==> flow/design.v <==
	module clk_1M(clk0, rst_n, clk_1M, tick);
	input clk0, rst_n;
	output clk_1M;
	output tick;	 
	reg [7:0] cnt;
	reg clk_1M;
	assign tick = (cnt == 8'd19) && !clk_1M;
	always@(posedge clk0 or negedge rst_n)
	begin
		if(!rst_n)	
		begin
			cnt <= 0;
			clk_1M <= 0;
		end
		else
		begin
			if(cnt == 8'd19) 
			begin
				cnt <= 0;
				clk_1M <= ~clk_1M;
			end
			else	cnt <= cnt + 8'h1;
		end
	end
	endmodule
module Encoder(clk, en, clk_rd, chA, chB, rst_n, data);
  input       clk;
  input       en;
  input       rst_n;
  input       chA, chB;
  input       clk_rd;
  output[15:0] data;
  reg[15:0]    data;                                     
  reg[15:0]    databuf;
  reg[1:0]     state;                                     
  reg[1:0]	   state_r1, state_r2;
  wire         outputflag;                                
  reg          clk_rd_r1;
  reg		   	clk_rd_r0;
  wire [1:0]	state_pre, state_last;
  assign outputflag = (clk_rd_r0 & (~clk_rd_r1));
  assign state_pre = state & state_r1;
  assign state_last = state_r1 & state_r2;
  always@(posedge clk or negedge rst_n)
  begin
    if(!rst_n)
    begin
      state <= 0;
      databuf <= 0;
      data <= 0;
      clk_rd_r0 <= 0;
      clk_rd_r1 <= 0;
      state_r1 <= 0;
      state_r2 <= 0;
    end
    else if(en)
      begin
        state[0] <= chA;
        state[1] <= chB;
        clk_rd_r0 <= clk_rd;
        clk_rd_r1 <= clk_rd_r0;
        state_r1 <= state;
        state_r2 <= state_r1;
        if(outputflag)  
        begin
          data <= databuf;
          databuf <= 0;
        end
        else
        begin
			case({state_last, state_pre})
			4'b0010:  databuf <= databuf - 16'd1;
			4'b1011:  databuf <= databuf - 16'd1;
			4'b1101:  databuf <= databuf - 16'd1;
			4'b0100:  databuf <= databuf - 16'd1;
			4'b0001:  databuf <= databuf + 16'd1;
			4'b0111:  databuf <= databuf + 16'd1;
			4'b1110:  databuf <= databuf + 16'd1;
			4'b1000:  databuf <= databuf + 16'd1;
			default:  databuf <= databuf;
			endcase
		end
      end
  end
  endmodule
module IncEncoderGroup(clk_encoder, en, rst_n, RD, chA, chB,
								data_out0, data_out1, data_out2, data_out3, data_out4, data_out5, data_out6);
input clk_encoder, en, rst_n;
input RD;
input [6:0]chA;
input [6:0]chB;
output [15:0]data_out0;
output [15:0]data_out1;
output [15:0]data_out2;
output [15:0]data_out3;
output [15:0]data_out4;
output [15:0]data_out5;
output [15:0]data_out6;
	Encoder	encoder_0(
					.clk(clk_encoder), 
					.en(en), 
					.clk_rd(~RD), 
					.chA(chA[0]), 
					.chB(chB[0]), 
					.rst_n(rst_n), 
					.data(data_out0)
					);
	Encoder	encoder_1(
					.clk(clk_encoder), 
					.en(en), 
					.clk_rd(~RD), 
					.chA(chA[1]), 
					.chB(chB[1]), 
					.rst_n(rst_n), 
					.data(data_out1)
					);
	Encoder	encoder_2(
					.clk(clk_encoder), 
					.en(en), 
					.clk_rd(~RD), 
					.chA(chA[2]), 
					.chB(chB[2]), 
					.rst_n(rst_n), 
					.data(data_out2)
					);
	Encoder	encoder_3(
					.clk(clk_encoder), 
					.en(en), 
					.clk_rd(~RD), 
					.chA(chA[3]), 
					.chB(chB[3]), 
					.rst_n(rst_n), 
					.data(data_out3)
					);
	Encoder	encoder_4(
					.clk(clk_encoder), 
					.en(en), 
					.clk_rd(~RD), 
					.chA(chA[4]), 
					.chB(chB[4]), 
					.rst_n(rst_n), 
					.data(data_out4)
					);
	Encoder	encoder_5(
					.clk(clk_encoder), 
					.en(en), 
					.clk_rd(~RD), 
					.chA(chA[5]), 
					.chB(chB[5]), 
					.rst_n(rst_n), 
					.data(data_out5)
					);
	Encoder	encoder_6(
					.clk(clk_encoder), 
					.en(en), 
					.clk_rd(~RD), 
					.chA(chA[6]), 
					.chB(chB[6]), 
					.rst_n(rst_n), 
					.data(data_out6)
					);
	endmodule
module AbsEncoder(clk, 
						clk_rd, 
						rst_n, data_in, cs0_n, cs1_n, busy0, convst, enc_rst, 
						data_out0, data_out1, data_out2, data_out3, data_out4, data_out5, data_out6, data_out7, 
						data_out8, data_out9, data_outA, data_outB, data_outC, data_outD, data_outE, data_outF 
						);
	input clk, rst_n, busy0;
	input clk_rd;
	input[15:0] 	data_in;
	output 			convst, enc_rst, cs0_n, cs1_n;
	output[15:0]	data_out0;
	output[15:0]	data_out1;
	output[15:0]	data_out2;
	output[15:0]	data_out3;
	output[15:0]	data_out4;
	output[15:0]	data_out5;
	output[15:0]	data_out6;
	output[15:0]	data_out7;
	output[15:0]	data_out8;
	output[15:0]	data_out9;
	output[15:0]	data_outA;
	output[15:0]	data_outB;
	output[15:0]	data_outC;
	output[15:0]	data_outD;
	output[15:0]	data_outE;
	output[15:0]	data_outF;
	reg[15:0]		data_out0;	
	reg[15:0]		data_out1;
	reg[15:0]		data_out2;
	reg[15:0]		data_out3;
	reg[15:0]		data_out4;
	reg[15:0]		data_out5;
	reg[15:0]		data_out6;
	reg[15:0]		data_out7;
	reg[15:0]		data_out8;
	reg[15:0]		data_out9;
	reg[15:0]		data_outA;
	reg[15:0]		data_outB;
	reg[15:0]		data_outC;
	reg[15:0]		data_outD;
	reg[15:0]		data_outE;
	reg[15:0]		data_outF;
	reg				convst, enc_rst, cs0_n, cs1_n;
	reg[2:0]		enc_rst_cnt;
	reg[7:0]		data_cnt;
	reg[3:0]		convst_cnt;
	wire        outputflag;                                
	reg         clk_rd_r1;
	reg		   clk_rd_r0;
	assign outputflag = (clk_rd_r0 & (~clk_rd_r1));
	always@ (posedge clk or negedge rst_n)
	begin
		if(!rst_n)
		begin
			enc_rst <= 1'b1;
			enc_rst_cnt <= 0;
		end
		else
		begin
			if(enc_rst_cnt == 3'b111)
				enc_rst <= 0;
			else
				enc_rst_cnt <= enc_rst_cnt + 3'b001;
		end
	end
	reg busy0_r;
	reg rd_start;
	wire busy0_neg;
	assign busy0_neg = (busy0_r & (~busy0));	 
	always@ (posedge clk or negedge rst_n)
	begin
		if(!rst_n)
		begin
			busy0_r <= 1'b0;
			clk_rd_r0 <= 1'b0;
			clk_rd_r1 <= 1'b0;
		end
		else
		begin
			busy0_r <= busy0;
         clk_rd_r0 <= clk_rd;
         clk_rd_r1 <= clk_rd_r0;
		end
	end
	always@ (posedge clk or negedge rst_n)
	begin
		if(!rst_n)
		begin
			data_cnt <= 0;
		end
		else
		begin
			if(rd_start)
				data_cnt <= data_cnt + 8'h1;
			else
				data_cnt <= 8'd0;
		end
	end
	always@ (posedge clk or negedge rst_n)
	begin
		if(!rst_n)
		begin
			convst_cnt <= 0;
		end
		else
		begin
			if(!convst)
				convst_cnt <= convst_cnt + 4'h1;
			else
				convst_cnt <= 4'd0;
		end
	end	
	always@ (posedge clk or negedge rst_n)
	begin
		if(!rst_n)
		begin
			data_out0 <= 0;
			data_out1 <= 0;
			data_out2 <= 0;
			data_out3 <= 0;
			data_out4 <= 0;
			data_out5 <= 0;
			data_out6 <= 0;
			data_out7 <= 0;
			data_out8 <= 0;
			data_out9 <= 0;
			data_outA <= 0;
			data_outB <= 0;
			data_outC <= 0;
			data_outD <= 0;
			data_outE <= 0;
			data_outF <= 0;
			convst <= 1'b1;			
			cs0_n <= 1'b1;
			cs1_n <= 1'b1;
			rd_start <= 1'b0;
		end
		else
		begin
			if(outputflag && (!enc_rst))
			begin
				convst <= 1'b0;		 
			end
			if(convst_cnt == 4'd4)
				convst <= 1'b1;		 
			if(busy0_neg)				 
			begin
				rd_start <= 1'b1;
			end
			if(rd_start)
			begin
				case(data_cnt)
					8'd0:	
					begin
						cs0_n <= 0;
						cs1_n <= 1;
					end
					8'd1:
					begin
						cs0_n <= 1;
						cs1_n <= 1;
						data_out0 <= data_in;
					end
					8'd2:	
					begin
						cs0_n <= 0;
						cs1_n <= 1;
					end
					8'd3:
					begin
						cs0_n <= 1;
						cs1_n <= 1;
						data_out1 <= data_in;
					end
					8'd4:	
					begin
						cs0_n <= 0;
						cs1_n <= 1;
					end
					8'd5:
					begin
						cs0_n <= 1;
						cs1_n <= 1;
						data_out2 <= data_in;
					end
					8'd6:	
					begin
						cs0_n <= 0;
						cs1_n <= 1;
					end
					8'd7:
					begin
						cs0_n <= 1;
						cs1_n <= 1;
						data_out3 <= data_in;
					end
					8'd8:	
					begin
						cs0_n <= 0;
						cs1_n <= 1;
					end
					8'd9:
					begin
						cs0_n <= 1;
						cs1_n <= 1;
						data_out4 <= data_in;
					end
					8'd10:	
					begin
						cs0_n <= 0;
						cs1_n <= 1;
					end
					8'd11:
					begin
						cs0_n <= 1;
						cs1_n <= 1;
						data_out5 <= data_in;
					end
					8'd12:
					begin
						cs0_n <= 0;
						cs1_n <= 1;
					end
					8'd13:
					begin
						cs0_n <= 1;
						cs1_n <= 1;
						data_out6 <= data_in;
					end
					8'd14:	
					begin
						cs0_n <= 0;
						cs1_n <= 1;
					end
					8'd15:
					begin
						cs0_n <= 1;
						cs1_n <= 1;
						data_out7 <= data_in;
					end
					8'd16:
					begin
						cs0_n <= 1;
						cs1_n <= 0;				
					end
					8'd17:
					begin
						cs0_n <= 1;
						cs1_n <= 1;
						data_out8 <= data_in;
					end
					8'd18:
					begin
						cs0_n <= 1;
						cs1_n <= 0;
					end
					8'd19:
					begin
						cs0_n <= 1;
						cs1_n <= 1;
						data_out9 <= data_in;
					end
					8'd20:	
					begin
						cs0_n <= 1;
						cs1_n <= 0;
					end
					8'd21:
					begin
						cs0_n <= 1;
						cs1_n <= 1;
						data_outA <= data_in;
					end
					8'd22:
					begin
						cs0_n <= 1;
						cs1_n <= 0;
					end
					8'd23:
					begin
						cs0_n <= 1;
						cs1_n <= 1;
						data_outB <= data_in;
					end
					8'd24:
					begin
						cs0_n <= 1;
						cs1_n <= 0;
					end
					8'd25:
					begin
						cs0_n <= 1;
						cs1_n <= 1;
						data_outC <= data_in;
					end
					8'd26:
					begin
						cs0_n <= 1;
						cs1_n <= 0;					
					end
					8'd27:
					begin
						cs0_n <= 1;
						cs1_n <= 1;
						data_outD <= data_in;
					end
					8'd28:
					begin
						cs0_n <= 1;
						cs1_n <= 0;	
					end
					8'd29:
					begin
						cs0_n <= 1;
						cs1_n <= 1;	
						data_outE <= data_in;
					end
					8'd30:
					begin
						cs0_n <= 1;
						cs1_n <= 0;
					end
					8'd31:
					begin
						cs0_n <= 1;
						cs1_n <= 1;	
						data_outF <= data_in;
						rd_start <= 0;
					end
					default:
					begin
						cs0_n <= 1;
						cs1_n <= 1;
					end
				endcase
			end
		end
	end
endmodule
module ParaBus(clk, rst_n, DSP_Add, DSP_Data_in, DSP_Data_out, DSP_Data_oe, WR, RD, CS0, LED,
					IncEncoder1, IncEncoder2, IncEncoder3, IncEncoder4,
					IncEncoder5, IncEncoder6, IncEncoder7, IncEncoderRd,
					AbsEncoder0, AbsEncoder1, AbsEncoder2, AbsEncoder3,
					AbsEncoder4, AbsEncoder5, AbsEncoder6, AbsEncoder7,
					AbsEncoder8, AbsEncoder9, AbsEncoderA, AbsEncoderB,
					AbsEncoderC, AbsEncoderD, AbsEncoderE, AbsEncoderF); 
input clk, rst_n;
input [7:0] DSP_Add;			 
input WR,RD,CS0;				 
input [15:0] IncEncoder1;
input [15:0] IncEncoder2;
input [15:0] IncEncoder3;
input [15:0] IncEncoder4;
input [15:0] IncEncoder5;
input [15:0] IncEncoder6;
input [15:0] IncEncoder7;
input [15:0] AbsEncoder0;
input [15:0] AbsEncoder1;
input [15:0] AbsEncoder2;
input [15:0] AbsEncoder3;
input [15:0] AbsEncoder4;
input [15:0] AbsEncoder5;
input [15:0] AbsEncoder6;
input [15:0] AbsEncoder7;
input [15:0] AbsEncoder8;
input [15:0] AbsEncoder9;
input [15:0] AbsEncoderA;
input [15:0] AbsEncoderB;
input [15:0] AbsEncoderC;
input [15:0] AbsEncoderD;
input [15:0] AbsEncoderE;
input [15:0] AbsEncoderF;
output [3:0] LED;				 
output IncEncoderRd;
input [15:0] DSP_Data_in;
output [15:0] DSP_Data_out;
output DSP_Data_oe;		 
reg [15:0] DSP_Data_reg;
reg [15:0] Control_reg;
reg [3:0] LED_reg; 
reg WR_r, RD_r, oe_reg;
wire wr_rise = WR & ~WR_r;
wire rd_fall = ~RD & RD_r;
always @ (posedge clk or negedge rst_n) 
begin 
	if(!rst_n)
	begin
		Control_reg <= 16'h0000;
		LED_reg <= 4'h0;
	end
	else if(wr_rise && CS0==1'b0)	 
	begin 
		case(DSP_Add)
			6'h00:	
			begin
				Control_reg <= DSP_Data_in;
			end
			6'h01: 		 
			begin 
				LED_reg <= DSP_Data_in[3:0]; 
			end
		endcase 
	end 
end 
always @ (posedge clk or negedge rst_n)
begin 
if(!rst_n)
    DSP_Data_reg <= 16'h0000;
else if(rd_fall && CS0 == 1'b0)	 
    begin
		case(DSP_Add)
			6'h00:
			begin
				DSP_Data_reg <= Control_reg;
			end
        	6'h10:	
			begin 
				DSP_Data_reg <= IncEncoder1;	
			end
        	6'h11:	
			begin 
				DSP_Data_reg <= IncEncoder2;	
			end
        	6'h12:	
			begin 
				DSP_Data_reg <= IncEncoder3;	
			end
        	6'h13:	
			begin 
				DSP_Data_reg <= IncEncoder4;	
			end
        	6'h14:	
			begin 
				DSP_Data_reg <= IncEncoder5;	
			end
        	6'h15:	
			begin 
				DSP_Data_reg <= IncEncoder6;	
			end
        	6'h16:	
			begin 
				DSP_Data_reg <= IncEncoder7;	
			end
        	6'h20:	
			begin 
				DSP_Data_reg <= AbsEncoder0;	
			end
        	6'h21:	
			begin 
				DSP_Data_reg <= AbsEncoder1;	
			end
        	6'h22:	
			begin 
				DSP_Data_reg <= AbsEncoder2;	
			end
        	6'h23:	
			begin 
				DSP_Data_reg <= AbsEncoder3;	
			end
        	6'h24:	
			begin 
				DSP_Data_reg <= AbsEncoder4;	
			end
        	6'h25:	
			begin 
				DSP_Data_reg <= AbsEncoder5;	
			end
        	6'h26:	
			begin 
				DSP_Data_reg <= AbsEncoder6;	
			end			
       	6'h27:	
			begin 
				DSP_Data_reg <= AbsEncoder7;	
			end
        	6'h28:	
			begin 
				DSP_Data_reg <= AbsEncoder8;	
			end
        	6'h29:	
			begin 
				DSP_Data_reg <= AbsEncoder9;	
			end
        	6'h2A:	
			begin 
				DSP_Data_reg <= AbsEncoderA;	
			end
        	6'h2B:	
			begin 
				DSP_Data_reg <= AbsEncoderB;	
			end
        	6'h2C:	
			begin 
				DSP_Data_reg <= AbsEncoderC;	
			end
        	6'h2D:	
			begin 
				DSP_Data_reg <= AbsEncoderD;	
			end
        	6'h2E:	
			begin 
				DSP_Data_reg <= AbsEncoderE;	
			end			
       	6'h2F:	
			begin 
				DSP_Data_reg <= AbsEncoderF;	
			end	
			endcase 
	end 
end
assign IncEncoderRd = Control_reg[0];
assign LED = LED_reg;
always @ (posedge clk or negedge rst_n)
begin
	if(!rst_n)
	begin
		WR_r <= 1'b1;
		RD_r <= 1'b1;
		oe_reg <= 1'b0;
	end
	else
	begin
		WR_r <= WR;
		RD_r <= RD;
		oe_reg <= (CS0 == 1'b0 && RD == 1'b0);
	end
end
assign DSP_Data_out = DSP_Data_reg;
assign DSP_Data_oe = oe_reg;
endmodule 
module sample_dsp(
	input         clk_20M,
	input         rst_n,
	input         WR,
	input         RD,
	input         CS0,
	input  [7:0]  DSP_Add,
	input  [15:0] DSP_Data_in,
	output [15:0] DSP_Data_out,
	output        DSP_Data_oe,
	input  [6:0]  chAn,
	input  [6:0]  chBn,
	input  [15:0] data_in,
	input         busy0,
	output [3:0]  LED,
	output        cs0_n,
	output        cs1_n,
	output        convst,
	output        enc_rst
);
	wire        clk_1M, tick_1M;
	wire        IncEncoderRd;
	wire [15:0] inc0, inc1, inc2, inc3, inc4, inc5, inc6;
	wire [15:0] abs0, abs1, abs2, abs3, abs4, abs5, abs6, abs7;
	wire [15:0] abs8, abs9, absA, absB, absC, absD, absE, absF;
	clk_1M inst45(.clk0(clk_20M), .rst_n(rst_n), .clk_1M(clk_1M), .tick(tick_1M));
	IncEncoderGroup inst(
		.clk_encoder(clk_20M), .en(tick_1M), .rst_n(rst_n), .RD(IncEncoderRd),
		.chA(~chAn), .chB(~chBn),
		.data_out0(inc0), .data_out1(inc1), .data_out2(inc2), .data_out3(inc3),
		.data_out4(inc4), .data_out5(inc5), .data_out6(inc6));
	AbsEncoder inst1(
		.clk(clk_20M), .clk_rd(IncEncoderRd), .rst_n(rst_n),
		.data_in(data_in), .cs0_n(cs0_n), .cs1_n(cs1_n), .busy0(busy0),
		.convst(convst), .enc_rst(enc_rst),
		.data_out0(abs0), .data_out1(abs1), .data_out2(abs2), .data_out3(abs3),
		.data_out4(abs4), .data_out5(abs5), .data_out6(abs6), .data_out7(abs7),
		.data_out8(abs8), .data_out9(abs9), .data_outA(absA), .data_outB(absB),
		.data_outC(absC), .data_outD(absD), .data_outE(absE), .data_outF(absF));
	ParaBus ParaBusInst(
		.clk(clk_20M), .rst_n(rst_n),
		.DSP_Add(DSP_Add), .DSP_Data_in(DSP_Data_in), .DSP_Data_out(DSP_Data_out),
		.DSP_Data_oe(DSP_Data_oe), .WR(WR), .RD(RD), .CS0(CS0), .LED(LED),
		.IncEncoder1(inc0), .IncEncoder2(inc1), .IncEncoder3(inc2), .IncEncoder4(inc3),
		.IncEncoder5(inc4), .IncEncoder6(inc5), .IncEncoder7(inc6), .IncEncoderRd(IncEncoderRd),
		.AbsEncoder0(abs0), .AbsEncoder1(abs1), .AbsEncoder2(abs2), .AbsEncoder3(abs3),
		.AbsEncoder4(abs4), .AbsEncoder5(abs5), .AbsEncoder6(abs6), .AbsEncoder7(abs7),
		.AbsEncoder8(abs8), .AbsEncoder9(abs9), .AbsEncoderA(absA), .AbsEncoderB(absB),
		.AbsEncoderC(absC), .AbsEncoderD(absD), .AbsEncoderE(absE), .AbsEncoderF(absF));
endmodule
Tool chain data of sample_dsp
What the tools print for sample_dsp, step after step.
Lines are those of the file above, counted from 1.
Library cell names are shortened.
{"block": "setup", "top_module": "sample_dsp", "clk_port": "clk_20M", "cell_library": "sky130hd", "lib_corner": "tt_025C_1v80"}

After elaboration
Yosys after proc, flatten, opt, wreduce and memory -nomap, before mapping. Memory bits, and registers merged into a memory's read port (data or address), are not among the register bits. Print and check cells are not counted. Equal cells are merged and count once.
{"block": "op_classes", "multipliers": 0, "reduce_logical": 61, "n_addsub": 18, "bitwise": 29, "cmp": 0, "n_mux": 25, "shift": 0, "div": 0, "n_eq": 114}
{"block": "op_table", "op": "parallel mux 16 bit (select 24 bit)", "count": 1}
{"block": "op_table", "op": "parallel mux 16 bit (select 2 bit)", "count": 7}
{"block": "op_table", "op": "equality test 8 x 5 -> 1 bit with constant B", "count": 24}
{"block": "op_table", "op": "equality test 8 x 6 -> 1 bit with constant B", "count": 16}
{"block": "op_table", "op": "adder 16 x 1 -> 16 bit with constant B", "count": 7}
{"block": "op_table", "op": "subtractor 16 x 1 -> 16 bit with constant B", "count": 7}
{"block": "op_table", "op": "equality test 4 bit with constant B", "count": 28}
{"block": "op_table", "op": "2-to-1 mux 16 bit", "count": 7}
{"block": "op_table", "op": "equality test 8 x 4 -> 1 bit with constant B", "count": 8}
{"block": "op_table", "op": "equality test 4 x 3 -> 1 bit with constant B", "count": 15}
{"block": "op_table", "op": "OR reduction 4 bit", "count": 14}
{"block": "op_table", "op": "AND reduction 2 bit", "count": 27}
{"block": "op_table", "op": "equality test 8 x 3 -> 1 bit with constant B", "count": 4}
{"block": "op_table", "op": "AND 2 bit", "count": 14}
{"block": "op_table", "op": "equality test 4 x 1 -> 1 bit with constant B", "count": 7}
{"block": "op_table", "op": "equality test 4 x 2 -> 1 bit with constant B", "count": 7}
{"block": "op_table", "op": "nonzero test 24 bit", "count": 1}
{"block": "op_table", "op": "nonzero test 3 bit", "count": 7}
{"block": "op_table", "op": "adder 8 x 1 -> 8 bit with constant B", "count": 2}
{"block": "op_table", "op": "equality test 8 x 1 -> 1 bit with constant B", "count": 2}
{"block": "op_table", "op": "equality test 8 x 2 -> 1 bit with constant B", "count": 2}
{"block": "op_table", "op": "zero test 8 bit", "count": 2}
{"block": "op_table", "op": "OR reduction 8 bit", "count": 2}
{"block": "op_table", "op": "2-to-1 mux 8 bit", "count": 2}
{"block": "op_table", "op": "NOT 7 bit", "count": 2}
{"block": "op_table", "op": "NOT 1 bit", "count": 8}
{"block": "op_table", "op": "2-to-1 mux 1 bit", "count": 7}
{"block": "op_table", "op": "AND 1 bit", "count": 5}
Other operator kinds: 7; their cells: 12.
{"block": "bits", "mem_count": 0, "out_inout_bits": 25, "latch_bits": 0, "word_cells": 326, "regBits": 595, "clocked_rd_ports_x_width": 0, "inputBits": 60, "ram_bits": 0, "mem_bits_ro": 0}

Depth
Longest topological path by Yosys (ltp), each cell counted once; first at word level (registers and memories cut), then after technology mapping (sequential cells cut; the memories' decode and read muxes count).
{"block": "logic_depth", "ltp_word": 5, "abc_area": 1, "depth_mapped": 14, "mapped_depth_nobuf": 14}

Mapped cells and area
The flow's flattened synthesis, as Yosys stat reports it; memories are mapped. The netlist is that of the ABC_AREA named above (0 if unset); the other value can give another one.
The area totals of this step are shown rounded.
{"block": "synth_totals", "buf_cells": 175, "seqArea_um2": 15000, "area_um2": 31000, "mapped_cells": 4006, "flip_flops": 595}
{"block": "by_type", "cell": "dfrtp_1", "count": 589, "type_area_um2": 1.47E+04}
{"block": "by_type", "cell": "nand2_1", "count": 1171, "type_area_um2": 4.4E+03}
{"block": "by_type", "cell": "nand3_1", "count": 497, "type_area_um2": 2.49E+03}
{"block": "by_type", "cell": "o21ai_0", "count": 418, "type_area_um2": 2.09E+03}
{"block": "by_type", "cell": "ha_1", "count": 107, "type_area_um2": 1.34E+03}
{"block": "by_type", "cell": "nor2_1", "count": 333, "type_area_um2": 1.25E+03}
{"block": "by_type", "cell": "inv_1", "count": 268, "type_area_um2": 1.01E+03}
{"block": "by_type", "cell": "a21oi_1", "count": 160, "type_area_um2": 800.768}
{"block": "by_type", "cell": "xnor2_1", "count": 50, "type_area_um2": 437.92}
{"block": "by_type", "cell": "buf_2", "count": 71, "type_area_um2": 355.341}
{"block": "by_type", "cell": "o22ai_1", "count": 56, "type_area_um2": 350.336}
{"block": "by_type", "cell": "clkbuf_1", "count": 89, "type_area_um2": 334.07}
{"block": "by_type", "cell": "xor2_1", "count": 26, "type_area_um2": 227.718}
{"block": "by_type", "cell": "dfstp_2", "count": 6, "type_area_um2": 157.651}
{"block": "by_type", "cell": "fa_1", "count": 7, "type_area_um2": 140.134}
{"block": "by_type", "cell": "nor3_1", "count": 28, "type_area_um2": 140.134}
{"block": "by_type", "cell": "o21ai_1", "count": 25, "type_area_um2": 125.12}
{"block": "by_type", "cell": "buf_6", "count": 10, "type_area_um2": 112.608}
Other cell types: 23; their cells: 95.

Path before layout
OpenSTA on the mapped netlist: ideal clock, no wires. The path of least setup slack (recovery checks aside). Input and output delay are each 20% of the period. Register names are those of the netlist, which keeps one name where synthesis merged equal registers.
{"block": "synth_timing", "kind": "reg-to-reg", "from": "register inst.encoder_6.state_r1[1]", "to": "register inst.encoder_6.databuf[14]", "tclk_ns": 5.0, "slack_ns": 2.667, "path_buffers": 0, "path_stages": 12, "delay_ns": 2.333, "arrival_time_ns": 2.206, "launch_ns": 0.000, "required_ns": 4.873, "setup_ns": 0.127, "synth_period_reached_ns": 2.333}
"delay_ns" is the arrival time less input delay plus setup time.
"path_stages": output pins that drive a net of the path, with the launching flip-flop's if there is one; two outputs of one cell count as two.
"synth_period_reached_ns" = period - worst setup slack (recovery checks aside). The figure is calculated, with input and output delays left at 20% of the set period.
Between the ends stands the longest chain of elaborated cells between them, by number of cells; it is not shown to be the way that was timed. Of several equally long chains one is given.
Each line given opens the expression or statement behind the cell; cells for indexed reads and writes are added by Yosys, which also makes memories of some case tables.
A register here has more assigning lines than the two given.
{"block": "synth_between", "cell_sequence": "dfrtp_1 -> nand2_1 -> xor2_1 -> nand2_1 -> inv_1 -> fa_1 -> o21ai_0 -> nand2_1 -> nand2_1 -> nand3_1 -> a21oi_1 -> o21ai_0", "elab_chain_len": 5, "cells_between": 16, "lines_between": 4, "cone_classes": "eq/ne: 8; mux: 2; logic: 2; reduce/logical: 4"}
{"block": "synth_lines", "element": "start: declaration", "line": 36, "text": "reg[1:0] state_r1, state_r2;"}
{"block": "synth_lines", "element": "start: assignment", "line": 53, "text": "state_r1 <= 0;"}
{"block": "synth_lines", "element": "start: assignment", "line": 62, "text": "state_r1 <= state;"}
{"block": "synth_lines", "element": "AND 2 bit", "line": 42, "text": "assign state_pre = state & state_r1;"}
{"block": "synth_lines", "element": "equality test 4 bit", "line": 71, "text": "case({state_last, state_pre})"}
{"block": "synth_lines", "element": "OR reduction 4 bit"}
{"block": "synth_lines", "element": "parallel mux 16 bit (select 2 bit)", "line": 71}
{"block": "synth_lines", "element": "2-to-1 mux 16 bit", "line": 64, "text": "if(outputflag)"}
{"block": "synth_lines", "element": "end: assignment", "line": 72, "text": "4'b0010: databuf <= databuf - 16'd1;"}
{"block": "synth_lines", "element": "end: assignment", "line": 73, "text": "4'b1011: databuf <= databuf - 16'd1;"}
{"block": "synth_lines", "element": "end: declaration", "line": 34, "text": "reg[15:0]    databuf;"}

Path in the finished layout
Path of least setup slack in the final report of run B (OpenROAD, finished layout, wires in). Where an end is a register, its clock arrival counts in the times.
{"block": "layout_timing", "kind": "input-to-reg", "from": "input port DSP_Add[4]", "to": "register ParaBusInst.DSP_Data_reg[1]", "slack_ns": 3.90, "tclk_ns": 7.79, "path_stages": 10, "required_ns": 8.38, "setup_ns": 0.06, "arrival_time_ns": 4.48, "in_delay_ns": 1.56, "path_buffers": 2, "launch_ns": 1.56}
Between the ends stands the longest chain of elaborated cells between them, by number of cells; it is not shown to be the way that was timed. Of several equally long chains one is given.
A register here has more assigning lines than the two given.
{"block": "layout_between", "cell_sequence": "clkdlybuf4s50_1 -> nand2_1 -> nor2_4 -> buf_4 -> nand3_1 -> nand2_1 -> nor2_1 -> nand3_1 -> nor2_1 -> a21oi_1", "elab_chain_len": 3, "cells_between": 27, "cone_classes": "eq/ne: 23; mux: 1; reduce/logical: 3"}
{"block": "layout_lines", "element": "start: declaration", "line": 699, "text": "input [7:0] DSP_Add,"}
{"block": "layout_lines", "element": "zero test 8 bit", "line": 573, "text": "case(DSP_Add)"}
{"block": "layout_lines", "element": "nonzero test 24 bit"}
{"block": "layout_lines", "element": "AND reduction 2 bit"}
{"block": "layout_lines", "element": "end: assignment", "line": 576, "text": "DSP_Data_reg <= Control_reg;"}
{"block": "layout_lines", "element": "end: assignment", "line": 580, "text": "DSP_Data_reg <= IncEncoder1;"}
{"block": "layout_lines", "element": "end: declaration", "line": 540, "text": "reg [15:0] DSP_Data_reg;"}

Data sheet: physical implementation of sample_dsp

Module sample_dsp, platform sky130hd: 5 stored runs of the flow (Yosys, OpenROAD) with differing settings, in no particular order. Input and output delays are each 20% of the period that was set; the output load is 0.01 pF.
"achieved_period_ns": clock period set for the run, less the worst setup slack. It is reckoned from that one timing run; input and output delays stay at 20% of the period that was set.
By "timing.worst_path_ns" is meant the share of the clock period that the worst setup path is allowed (20% is reserved at inputs, 20% at outputs), minus its slack. Clock arrival times at its registers enter into it.
"power_uw" rests on the timing tool's default activity at the inputs, not on a simulated workload.
The measured numbers are rounded.

{"run": "run A", "settings": { "ABC_AREA": 1, "CAP_MARGIN": 10, "CELL_PAD_IN_SITES_DETAIL_PLACEMENT": 2, "CELL_PAD_IN_SITES_GLOBAL_PLACEMENT": 1, "CORE_ASPECT_RATIO": 1.82, "CORE_MARGIN": 5, "CORE_UTILIZATION": 50, "CTS_CLUSTER_DIAMETER": 358, "CTS_CLUSTER_SIZE": 36, "GPL_ROUTABILITY_DRIVEN": 1, "GPL_TIMING_DRIVEN": 0, "HOLD_SLACK_MARGIN": 0.26, "MAX_ROUTING_LAYER": "met4", "PLACE_DENSITY_LB_ADDON": 0.11, "SLEW_MARGIN": 25, "TNS_END_PERCENT": 70, "period_ns": 7.88 }, "outcome": "no results, placement failed with DPL-0033"}
{"run": "run B", "settings": { "ABC_AREA": 1, "CAP_MARGIN": 30, "CELL_PAD_IN_SITES_DETAIL_PLACEMENT": 1, "CELL_PAD_IN_SITES_GLOBAL_PLACEMENT": 2, "CORE_MARGIN": 6, "CORE_UTILIZATION": 40, "CTS_CLUSTER_DIAMETER": 389, "CTS_CLUSTER_SIZE": 31, "GPL_ROUTABILITY_DRIVEN": 0, "MIN_ROUTING_LAYER": "met2", "PLACE_DENSITY_LB_ADDON": 0.03, "TNS_END_PERCENT": 10, "period_ns": 7.79, "SLEW_MARGIN": 20 }, "results": { "worstSetupSlack_ns": 3.9, "power_uw": 7400, "achieved_period_ns": 3.890, "design.die.area_um2": 85000, "timing.worst_path_ns": 2.33, "timing.worst_path_kind": "input-to-reg", "synthesis_area_um2": 31000, "final_util_frac": 0.44, "final_setup_tns_ns": 0.000 }}
{"run": "run C", "settings": { "CORE_UTILIZATION": 40, "SETUP_SLACK_MARGIN": -0.27, "period_ns": 4.43, "CAP_MARGIN": 20, "CORE_MARGIN": 2, "SLEW_MARGIN": 20 }, "results": { "worstSetupSlack_ns": 0.22, "power_uw": 16000, "achieved_period_ns": 4.213, "design.die.area_um2": 78000, "timing.worst_path_ns": 4.21, "timing.worst_path_kind": "reg-to-reg", "synthesis_area_um2": 30000, "final_util_frac": 0.46, "final_setup_tns_ns": 0.000 }}
{"run": "run D", "settings": { "ABC_AREA": 1, "CAP_MARGIN": 10, "CELL_PAD_IN_SITES_DETAIL_PLACEMENT": 0, "CELL_PAD_IN_SITES_GLOBAL_PLACEMENT": 3, "CORE_ASPECT_RATIO": 1.82, "CORE_MARGIN": 5, "CORE_UTILIZATION": 50, "CTS_CLUSTER_SIZE": 54, "GPL_ROUTABILITY_DRIVEN": 1, "GPL_TIMING_DRIVEN": 0, "HOLD_SLACK_MARGIN": 0.26, "MAX_ROUTING_LAYER": "met4", "PLACE_DENSITY_LB_ADDON": 0.11, "SETUP_SLACK_MARGIN": -0.39, "TNS_END_PERCENT": 70, "period_ns": 7.88, "SLEW_MARGIN": 20 }, "outcome": "no results, placement failed with FLW-0024"}
{"run": "run E", "settings": { "CORE_UTILIZATION": 40, "period_ns": 5.0, "CAP_MARGIN": 20, "CORE_MARGIN": 2, "SLEW_MARGIN": 20 }, "results": { "worstSetupSlack_ns": 0.61, "power_uw": 14000, "achieved_period_ns": 4.387, "design.die.area_um2": 78000, "timing.worst_path_ns": 4.39, "timing.worst_path_kind": "reg-to-reg", "synthesis_area_um2": 30000, "final_util_frac": 0.46, "final_setup_tns_ns": 0.000 }}
